==> flow/design.v <==
module  CONV(
	input		clk,
	input		reset,
	output	reg	busy,	
	input		ready,	
	output	reg [11:0]	iaddr,
	input	signed [19:0] idata,	
	output	 reg cwr,
	output	 reg [11:0]	caddr_wr,
	output	 reg [19:0]	cdata_wr,
	output	 reg	crd,
	output	 reg [11:0]	caddr_rd,
	input	 [19:0]	cdata_rd,
	output reg 	[2:0] 	csel
	);
	reg [11:0] image_addr;
	reg [11:0] L1_image_addr;
	reg [9:0] L1_write_addr;
	wire [11:0] L1_image_addr1;
	wire [11:0] L1_image_addr2;
	wire [11:0] L1_image_addr3;
	wire [11:0] image_addr1;
	wire [11:0] image_addr2;
	wire [11:0] image_addr3;
	wire [11:0] image_addr4;
	wire [11:0] image_addr5;
	wire [11:0] image_addr6;
	wire [11:0] image_addr7;
	wire [11:0] image_addr8;
	reg [2:0] state , next_state;
	reg [3:0] kernel_count;
	reg signed	[19:0] ker;
	reg signed [19:0] cdata_max;
	reg signed [39:0] gray_data;
	reg signed [39:0] L0_conv_data;
	wire signed [39:0] L0_round_data;
	wire signed [19:0] L0_relu_data;
	wire zero_padding;
	parameter  INIT = 3'b000 ;
	parameter  L0_READ = 3'b001 ;
	parameter  RELU = 3'b010 ;
	parameter  L0_WRITE = 3'b011 ;
	parameter  L1_INIT = 3'b100 ;
	parameter  L1_READ = 3'b101 ;
	parameter  L1_WRITE = 3'b110 ;
	parameter  FINISH = 3'b111 ;
always @(posedge clk or posedge reset) begin
	if (reset) begin
		state <= INIT;
	end
	else begin
		state <= next_state;
	end
end
always@(*)begin
    case (state)
        INIT:begin
			if(ready) next_state =  L0_READ;
            else next_state = INIT;
		end 
        L0_READ :begin
			if(kernel_count == 4'd10) next_state = RELU;
			else next_state = L0_READ;
		end 
		RELU :begin
			next_state = L0_WRITE;
		end 
		L0_WRITE: begin
			if(image_addr == 12'd4095) next_state = L1_INIT;
			else next_state = L0_READ;
		end
		L1_INIT: begin
			 next_state = L1_READ;
		end
		L1_READ: begin
			 if(kernel_count ==  4'd6) next_state = L1_WRITE;
			 else next_state = L1_READ;
		end
		L1_WRITE: begin
			 if(L1_write_addr == 10'd1023) next_state = FINISH;
			 else next_state = L1_READ;
		end
		FINISH: begin
			 next_state = FINISH;
		end
        default: begin
			next_state = FINISH;
		end
    endcase
end
always @(*) begin
    case (state)
        INIT: begin
                busy = 0;
				cwr =  0;
				csel = 3'b000;
				crd = 0;
        end 
        L0_READ: begin
                busy = 1;
				cwr =  0;
				csel = 3'b000;
				crd = 0; 
        end
		RELU: begin
				busy = 1;
				cwr =  0;
				csel = 3'b000;
				crd = 0;
		end
		L0_WRITE: begin
				busy = 1;
				cwr =  1;
				csel = 3'b001;
				crd = 0;
		end
		L1_INIT:begin
				busy = 1;
				cwr =  0;
				csel = 3'b000;
				crd = 0;
		end
		L1_READ:begin
				busy = 1;
				cwr =  0;
				csel = 3'b001;
				crd =  1;
		end
		L1_WRITE:begin
				busy = 1;
				cwr =  1;
				csel = 3'b011;
				crd =  0;
		end
        FINISH: begin
                busy = 0;
				cwr =  0;
				csel = 3'b000;
				crd = 0;
        end
        default: begin
                busy = 0;
				cwr =  0;
				csel = 3'b000;
				crd = 0;
		end
    endcase
end
always @(posedge clk) begin
	if(state == INIT) begin
		image_addr <= 12'b0;
	end
	else if(state == L0_WRITE ) begin
		image_addr <= image_addr + 1;
	end
end
assign image_addr1 = image_addr-12'b000001000001;
assign image_addr2 = image_addr1+12'b000000000001;
assign image_addr3 = image_addr2+12'b000000000001;
assign image_addr4 = image_addr-12'b000000000001;
assign image_addr5 = image_addr+12'b000000000001;
assign image_addr6 = image_addr+12'b000000111111;
assign image_addr7 = image_addr6+12'b000000000001;
assign image_addr8 = image_addr7+12'b000000000001;
always @(posedge clk ) begin
	case (kernel_count)
		4'd0: 	iaddr <= image_addr;
		4'd1: 	iaddr <= image_addr1;
		4'd2: 	iaddr <= image_addr2;
		4'd3:	iaddr <= image_addr3;
		4'd4:	iaddr <= image_addr4;
		4'd5:	iaddr <= image_addr5;
		4'd6:	iaddr <= image_addr6;
		4'd7:	iaddr <= image_addr7;
		4'd8:	iaddr <= image_addr8;
		default: begin
		end
	endcase
end
assign zero_padding = 	 ((image_addr[11:6] == 6'b000000) && (kernel_count==4'd2||kernel_count==4'd3||kernel_count==4'd4))
						||((image_addr[11:6] == 6'b111111) && (kernel_count==4'd7||kernel_count==4'd8||kernel_count==4'd9))
						||((image_addr[5:0] == 6'b000000) && (kernel_count==4'd2||kernel_count==4'd5||kernel_count==4'd7))
						||((image_addr[5:0]	== 6'b111111) && (kernel_count==4'd4||kernel_count==4'd6||kernel_count==4'd9));
always@(*) begin
	if(reset) begin
		ker = 20'HF8F71;
	end
	else begin
		case (kernel_count)
			4'd1:	ker = 20'HF8F71;
			4'd2:	ker = 20'H0A89E;
			4'd3:	ker = 20'H092D5;
			4'd4:	ker = 20'H06D43;
			4'd5:	ker = 20'H01004;
			4'd6:	ker = 20'HF6E54;
			4'd7:	ker = 20'HFA6D7;
			4'd8:	ker = 20'HFC834;
			4'd9:	ker = 20'HFAC19;
			default:ker = 20'H00000;
		endcase
	end
end
always @(posedge clk) begin
	if(state == INIT) begin
		gray_data <= 20'sb0;
	end
	else if(state == L0_READ ) begin
		case (kernel_count)
			4'd1: 	gray_data  <= (zero_padding)?20'sb0:idata*ker;
			4'd2: 	gray_data  <= (zero_padding)?20'sb0:idata*ker;
			4'd3:	gray_data  <= (zero_padding)?20'sb0:idata*ker;
			4'd4:	gray_data  <= (zero_padding)?20'sb0:idata*ker;
			4'd5:	gray_data  <= (zero_padding)?20'sb0:idata*ker;
			4'd6:	gray_data  <= (zero_padding)?20'sb0:idata*ker;
			4'd7:	gray_data  <= (zero_padding)?20'sb0:idata*ker;
			4'd8:	gray_data  <= (zero_padding)?20'sb0:idata*ker; 
			4'd9: 	gray_data  <= (zero_padding)?20'sb0:idata*ker;
			default: begin
				gray_data  <= 20'sb0;
			end
		endcase
	end
end
always @(posedge clk) begin
	if(state == INIT || state == RELU || state == L1_WRITE) begin
		kernel_count <= 4'b0;
	end
	else if(state == L0_READ ) begin
		kernel_count <= kernel_count + 1;
	end
	else if (state == L1_READ)begin
		kernel_count <= kernel_count + 1;
	end
end
always@(posedge clk or posedge reset) 
begin
	if(reset) begin
		L0_conv_data <= 0;
    end else if (state == L0_WRITE) begin 
        L0_conv_data <= 0;       
    end else begin 
        L0_conv_data <= L0_conv_data + gray_data;
    end
end
assign L0_round_data = (state == RELU && L0_conv_data[15] ) ? 
						(L0_conv_data+40'h0013110000):(L0_conv_data+40'h0013100000);
assign L0_relu_data =  (L0_round_data>0) ? L0_round_data[35:16] :20'b0; 
always @(posedge clk or posedge reset) begin
	if(reset)begin
		cdata_wr <= 0;
	end
	else begin
		case (state)
			INIT:		cdata_wr <= 0;
			L0_READ:	cdata_wr <= 0;
			RELU:		cdata_wr <= L0_relu_data;
			L0_WRITE:	cdata_wr <= cdata_wr;
			L1_INIT:	cdata_wr <= 0;
			L1_READ:	cdata_wr <= (kernel_count == 4'd6)?cdata_max:0;
			L1_WRITE:	cdata_wr <= 0;
			FINISH: 	cdata_wr <= 0;
			default: 	cdata_wr <= 0;
		endcase
	end
end
always @(posedge clk or posedge reset) begin
	if(reset)begin
		caddr_wr <= 0;
	end
	else begin
		case (state)
			INIT:		caddr_wr <= image_addr;
			L0_READ:	caddr_wr <= image_addr;
			RELU:		caddr_wr <= image_addr;
			L0_WRITE:	caddr_wr <= image_addr;
			L1_INIT:	caddr_wr <= L1_write_addr;
			L1_READ:	caddr_wr <= L1_write_addr;
			L1_WRITE:	caddr_wr <= L1_write_addr;
			FINISH: 	caddr_wr <= 0;
			default: 	begin
			end
		endcase
	end
end
always @(posedge clk or posedge reset) begin
	if (reset) begin
		L1_image_addr <=12'b0; 
	end
	else if(state == L1_WRITE) begin
		if(L1_image_addr[5:0] == 6'b111110)
			L1_image_addr <= L1_image_addr +12'b000001000010;
		else 
			L1_image_addr <= L1_image_addr +12'b000000000010;	
	end
end
assign L1_image_addr1 = L1_image_addr + 12'd1;
assign L1_image_addr2 = L1_image_addr + 12'd64;
assign L1_image_addr3 = L1_image_addr + 12'd65;
always @(posedge clk or posedge reset) begin
	if (reset) begin
		L1_write_addr <= 10'b0;
	end
	else if (state == L1_WRITE)begin
		L1_write_addr <= L1_write_addr +1;
	end
end
always@(posedge clk or posedge reset) begin
	if(reset) begin
		caddr_rd <= 12'b0;
	end
	else if (state == L1_READ)begin
		case (kernel_count)
			4'd1:	caddr_rd  <= L1_image_addr;
			4'd2:	caddr_rd  <= L1_image_addr1;
			4'd3:	caddr_rd  <= L1_image_addr2;
			4'd4:	caddr_rd  <= L1_image_addr3;
			default: caddr_rd <=  12'b0;
		endcase
	end
end
always@(posedge clk or posedge reset)begin
	if(reset) begin
		cdata_max <= 20'b0;
	end
	else if(state == L1_READ)begin
		case (kernel_count)
			4'd0:  	cdata_max  <= 20'b0;
			4'd1:  	cdata_max  <= 20'b0;
			4'd2:	cdata_max  <= (cdata_max >= cdata_rd)?cdata_max:cdata_rd;
			4'd3:	cdata_max  <= (cdata_max >= cdata_rd)?cdata_max:cdata_rd;
			4'd4:	cdata_max  <= (cdata_max >= cdata_rd)?cdata_max:cdata_rd;
			4'd5:	cdata_max  <= (cdata_max >= cdata_rd)?cdata_max:cdata_rd;
			default: begin
			end
		endcase
	end
end
endmodule
# Tool chain data of CONV
# What the tools print for CONV, step after step.
# Line numbers count from 1 in the design file above.
# Operators: Yosys type, input widths -> output width; for muxes data width and select width s.
# Library cell names are shortened.
# The mark -- stands for no value.
# setup
top	CONV
clock_port	clk
lib	sky130hd
lib_corner	tt_025C_1v80

# After elaboration
# Yosys after proc, flatten, opt, wreduce and memory -nomap, before mapping. Print and check cells are not counted.
# Memory sizes are those after Yosys's memory passes, which may raise the word count (mostly to a power of two), join words into wider ones and drop unused or constant bits.
# op_classes
add_sub_neg	19
mul	1
n_cmp	2
n_eq	23
mux	24
reduce_logical	32
# ops
cell	n
$mul 20x20->40	1
$mux 40	4
$pmux 12 s9	1
$add 12x1->12 const B	7
$add 40x29->40 const B	2
$mux 20	4
$pmux 20 s3	1
$pmux 12 s4	1
$gt 40x1->1 const B	1
$add 40x40->40	1
$pmux 20 s2	1
$add 12x7->12 const B	3
$pmux 12 s3	1
$pmux 3 s8	1
$ge 20x20->1	1
$eq 6x6->1 const B	3
$eq 4x3->1 const B	4
$mux 4	4
$logic_or 1x1->1	13
$sub 12x1->12 const B	1
$eq 12x12->1 const B	1
$add 12x2->12 const B	1
$add 12x6->12 const B	1
$sub 12x7->12 const B	1
$eq 3x3->1 const B	4
$eq 4x4->1 const B	3
$logic_not 6->1	2
$mux 12	1
# Not listed: further kinds 23, cells in them 32.
# word_totals
regBits	197
romBits	360
clocked_rd_ports_x_width	20
mem_count	2
inputBits	43
output_inout_bits	62
elab_cells	115
# mem_list
memory	words	word_bits	read_ports	write_ports	line	source
(no name shown)	16	20	1	0	189	case (kernel_count)
(no name shown)	8	5	1	0	92	case (state)

# Longest topological paths
# Yosys ltp: most cells in a row. Word level: on the elaborated netlist, between registers, memories and ports. Mapped: between sequential cells and ports; inverters and the memories' decode and read muxes count.
# logic_depth
word_depth	9
ABC_AREA	0
depth_mapped	28
depth_no_buf	26

# Synthesis result
# Yosys stat after the flow's synthesis: flattened, memories mapped to cells. It holds for the ABC_AREA given above (unset counts as 0); a run with the other value may have another netlist.
# synth_totals
cell_count	3191
yosys_area_um2	28228.3
seqArea_um2	5024.8
ff_cells	213
buf_cells	144
# by_type
type	n	type_area_um2
fa_1	413	8267.93
dfrtp_1	128	3.2E+03
ha_1	193	2.41E+03
inv_1	560	2.1E+03
dfxtp_1	73	1.46E+03
nand2_1	313	1.17E+03
xnor2_1	100	875.84
nor2_1	233	874.589
o21ai_0	128	640.614
and2_1	100	625.6
a21oi_1	124	620.595
nor2b_1	94	588.064
xor2_1	61	534.262
clkbuf_1	125	469.2
edfxtp_1	12	360.346
a22oi_1	46	345.331
mux2i_1	31	310.298
a21o_1	39	292.781
# Not listed: further types 76, cells in them 418.

# Worst setup path after synthesis
# Path of least setup slack by OpenSTA after synthesis, without wires, with an ideal clock, recovery checks aside; 20% of the period is set as input and as output delay. Where synthesis merged equal registers, the netlist keeps one of their names.
# synth_timing
path_type	in2reg
start	input port reset
end	register gray_data[39]
clock_period_ns	10.0
in_delay_ns	2.000
setup_ns	0.117
launch_ns	2.000
t_arrival_ns	9.072
required_ns	9.883
slack_ns	0.811
delay_ns	7.189
stages	27
n_path_buf	4
period_less_setup_slack_ns	9.189
# "delay_ns" is the arrival time less input delay plus setup time.
# "stages" counts driving pins, that of a launching flip-flop among them; a cell with two outputs on the path counts twice.
# "period_less_setup_slack_ns" = period - worst setup slack (recovery checks aside). The figure is calculated, with input and output delays left at 20% of the set period.
# Between the ends stands the longest chain of elaborated cells between them, by number of cells; it is not shown to be the way that was timed. Of several equally long chains one is given.
# Each line given opens the expression or statement behind the cell; cells for indexed reads and writes are added by Yosys, which also makes memories of some case tables.
# At most two assigning lines are given for a register; there are more.
# synth_via
cell_sequence	clkbuf_1 -> clkbuf_1 -> nor2_1 -> clkbuf_1 -> nor2b_1 -> fa_1 -> inv_1 -> fa_1 -> fa_1 -> inv_1 -> fa_1 -> fa_1 -> fa_1 -> inv_1 -> fa_1 -> inv_1 -> ha_1 -> clkbuf_1 -> nand3_1 -> o211ai_1 -> or3b_2 -> a21oi_1 -> o31ai_2 -> a2111oi_2 -> o31ai_1 -> xnor2_1 -> a22o_1
elab_chain_len	4
cells_between	4
classes_between	1 x mul; 3 x mux
# synth_rtl
element	line	source
from (decl)	3	input reset,
$mux 20	185	if(reset) begin
$mul 20x20->40	217	4'd9: gray_data <= (zero_padding)?20'sb0:idata*ker;
$mux 40	217
$mux 40	208	case (kernel_count)
to (assign)	209	4'd1: gray_data <= (zero_padding)?20'sb0:idata*ker;
to (assign)	210	4'd2: gray_data <= (zero_padding)?20'sb0:idata*ker;
to (decl)	34	reg signed [39:0] gray_data;

# Path in the finished layout
# Path of least setup slack in the final report of stored run 1 (OpenROAD, finished layout, wires in). Where an end is a register, its clock arrival counts in the times.
# layout_timing
path_type	in2reg
start	input port reset
end	register gray_data[39]
clock_period_ns	11.0
in_delay_ns	2.20
setup_ns	0.10
launch_ns	2.20
t_arrival_ns	10.11
required_ns	11.44
slack_ns	1.34
stages	27
n_path_buf	2
# Between the ends stands the longest chain of elaborated cells between them, by number of cells; it is not shown to be the way that was timed. Of several equally long chains one is given.
# At most two assigning lines are given for a register; there are more.
# layout_via
cell_sequence	clkdlybuf4s50_1 -> buf_4 -> or2_2 -> and2_1 -> fa_1 -> fa_1 -> inv_1 -> fa_1 -> inv_1 -> fa_1 -> inv_1 -> fa_1 -> inv_1 -> fa_1 -> inv_1 -> fa_1 -> inv_1 -> ha_1 -> o21a_1 -> a21oi_1 -> or4b_1 -> a21oi_1 -> o31ai_2 -> a2111oi_2 -> o31ai_1 -> xnor2_1 -> a22o_1
elab_chain_len	4
cells_between	4
classes_between	1 x mul; 3 x mux
# layout_rtl
element	line	source
from (decl)	3	input reset,
$mux 20	185	if(reset) begin
$mul 20x20->40	217	4'd9: gray_data <= (zero_padding)?20'sb0:idata*ker;
$mux 40	217
$mux 40	208	case (kernel_count)
to (assign)	209	4'd1: gray_data <= (zero_padding)?20'sb0:idata*ker;
to (assign)	210	4'd2: gray_data <= (zero_padding)?20'sb0:idata*ker;
to (decl)	34	reg signed [39:0] gray_data;

FLOW RESULTS
============

Top module CONV; platform sky130hd; tools Yosys and OpenROAD; 3 stored runs in no particular order. Input and output delays are each 20% of the period that was set; the output load is 0.01 pF.
By "achievedPeriod_ns" is meant the clock period of the run minus its worst setup slack. This is arithmetic on one report: input and output delays are still those of the set period (20% each).
"worst_path_allowed_less_slack_ns" = time allowed to the worst setup path (clock period - input delay - output delay, where it has them) - its slack; a late launch clock adds to it, a late capture clock takes from it.

Stored run 1, flow files:
==> flow/run.sh <==
#!/bin/bash
# the make line also repeats the synthesis and layout settings of config.mk as NAME=value (left out here)
make -C /OpenROAD-flow-scripts/flow DESIGN_CONFIG=/design/flow/config.mk WORK_HOME=/design/flow/orfs CLKGATE_MAP_FILE= finish
==> flow/config.mk <==
export PLATFORM = sky130hd
export DESIGN_NAME = CONV
export DESIGN_NICKNAME = CONV
export VERILOG_FILES = /design/flow/design.v
export SDC_FILE = /design/flow/constraint.sdc
export NUM_CORES = 4
export LEC_CHECK = 0
export CAP_MARGIN = 20
export CORE_MARGIN = 2
export CORE_UTILIZATION = 40
export SLEW_MARGIN = 20
==> flow/constraint.sdc <==
create_clock -name core_clock -period 11.0 [get_ports {clk}]
set_input_delay 2.2000 -clock core_clock [delete_from_list [all_inputs] [get_ports {clk}]]
set_output_delay 2.2000 -clock core_clock [all_outputs]
set_load 0.01 [all_outputs]

==> results of stored run 1, as CSV <==
result,value
fin_ws_ns,1.336
final_die_area_um2,72711.1
synthArea_um2,28228.3
achievedPeriod_ns,9.664
utilization_pct,44.4
cell_area_final_um2,31071.0
worst_path_allowed_less_slack_ns,7.46
timing.worst_path_kind,"in2reg"

Stored run 2, flow files:
==> flow/run.sh <==
#!/bin/bash
# the make line also repeats the synthesis and layout settings of config.mk as NAME=value (left out here)
make -C /OpenROAD-flow-scripts/flow DESIGN_CONFIG=/design/flow/config.mk WORK_HOME=/design/flow/orfs CLKGATE_MAP_FILE= finish
==> flow/config.mk <==
export PLATFORM = sky130hd
export DESIGN_NAME = CONV
export DESIGN_NICKNAME = CONV
export VERILOG_FILES = /design/flow/design.v
export SDC_FILE = /design/flow/constraint.sdc
export NUM_CORES = 4
export LEC_CHECK = 0
export ABC_AREA = 1
export CAP_MARGIN = 20
export CELL_PAD_IN_SITES_GLOBAL_PLACEMENT = 3
export CORE_ASPECT_RATIO = 0.95
export CORE_MARGIN = 8
export CORE_UTILIZATION = 72
export CTS_CLUSTER_SIZE = 66
export GPL_ROUTABILITY_DRIVEN = 0
export MAX_ROUTING_LAYER = met4
export PLACE_DENSITY_LB_ADDON = 0.0
export SLEW_MARGIN = 25
export TNS_END_PERCENT = 15
==> flow/constraint.sdc <==
create_clock -name core_clock -period 6.88 [get_ports {clk}]
set_input_delay 1.3760 -clock core_clock [delete_from_list [all_inputs] [get_ports {clk}]]
set_output_delay 1.3760 -clock core_clock [all_outputs]
set_load 0.01 [all_outputs]

Stored run 2: no results, placement failed with FLW-0024

Stored run 3, flow files:
==> flow/run.sh <==
#!/bin/bash
# the make line also repeats the synthesis and layout settings of config.mk as NAME=value (left out here)
make -C /OpenROAD-flow-scripts/flow DESIGN_CONFIG=/design/flow/config.mk WORK_HOME=/design/flow/orfs CLKGATE_MAP_FILE= finish
==> flow/config.mk <==
export PLATFORM = sky130hd
export DESIGN_NAME = CONV
export DESIGN_NICKNAME = CONV
export VERILOG_FILES = /design/flow/design.v
export SDC_FILE = /design/flow/constraint.sdc
export NUM_CORES = 4
export LEC_CHECK = 0
export ABC_AREA = 1
export CAP_MARGIN = 20
export CELL_PAD_IN_SITES_DETAIL_PLACEMENT = 1
export CORE_MARGIN = 2
export CORE_UTILIZATION = 18
export CTS_CLUSTER_SIZE = 96
export GPL_TIMING_DRIVEN = 0
export MAX_ROUTING_LAYER = met5
export PLACE_DENSITY_LB_ADDON = 0.07
export SLEW_MARGIN = 20
==> flow/constraint.sdc <==
create_clock -name core_clock -period 14.4 [get_ports {clk}]
set_input_delay 2.8800 -clock core_clock [delete_from_list [all_inputs] [get_ports {clk}]]
set_output_delay 2.8800 -clock core_clock [all_outputs]
set_load 0.01 [all_outputs]

==> results of stored run 3, as CSV <==
result,value
fin_ws_ns,3.193
final_die_area_um2,164422.0
synthArea_um2,29015.3
achievedPeriod_ns,11.207
utilization_pct,21.0
cell_area_final_um2,33643.5
worst_path_allowed_less_slack_ns,8.33
timing.worst_path_kind,"in2reg"
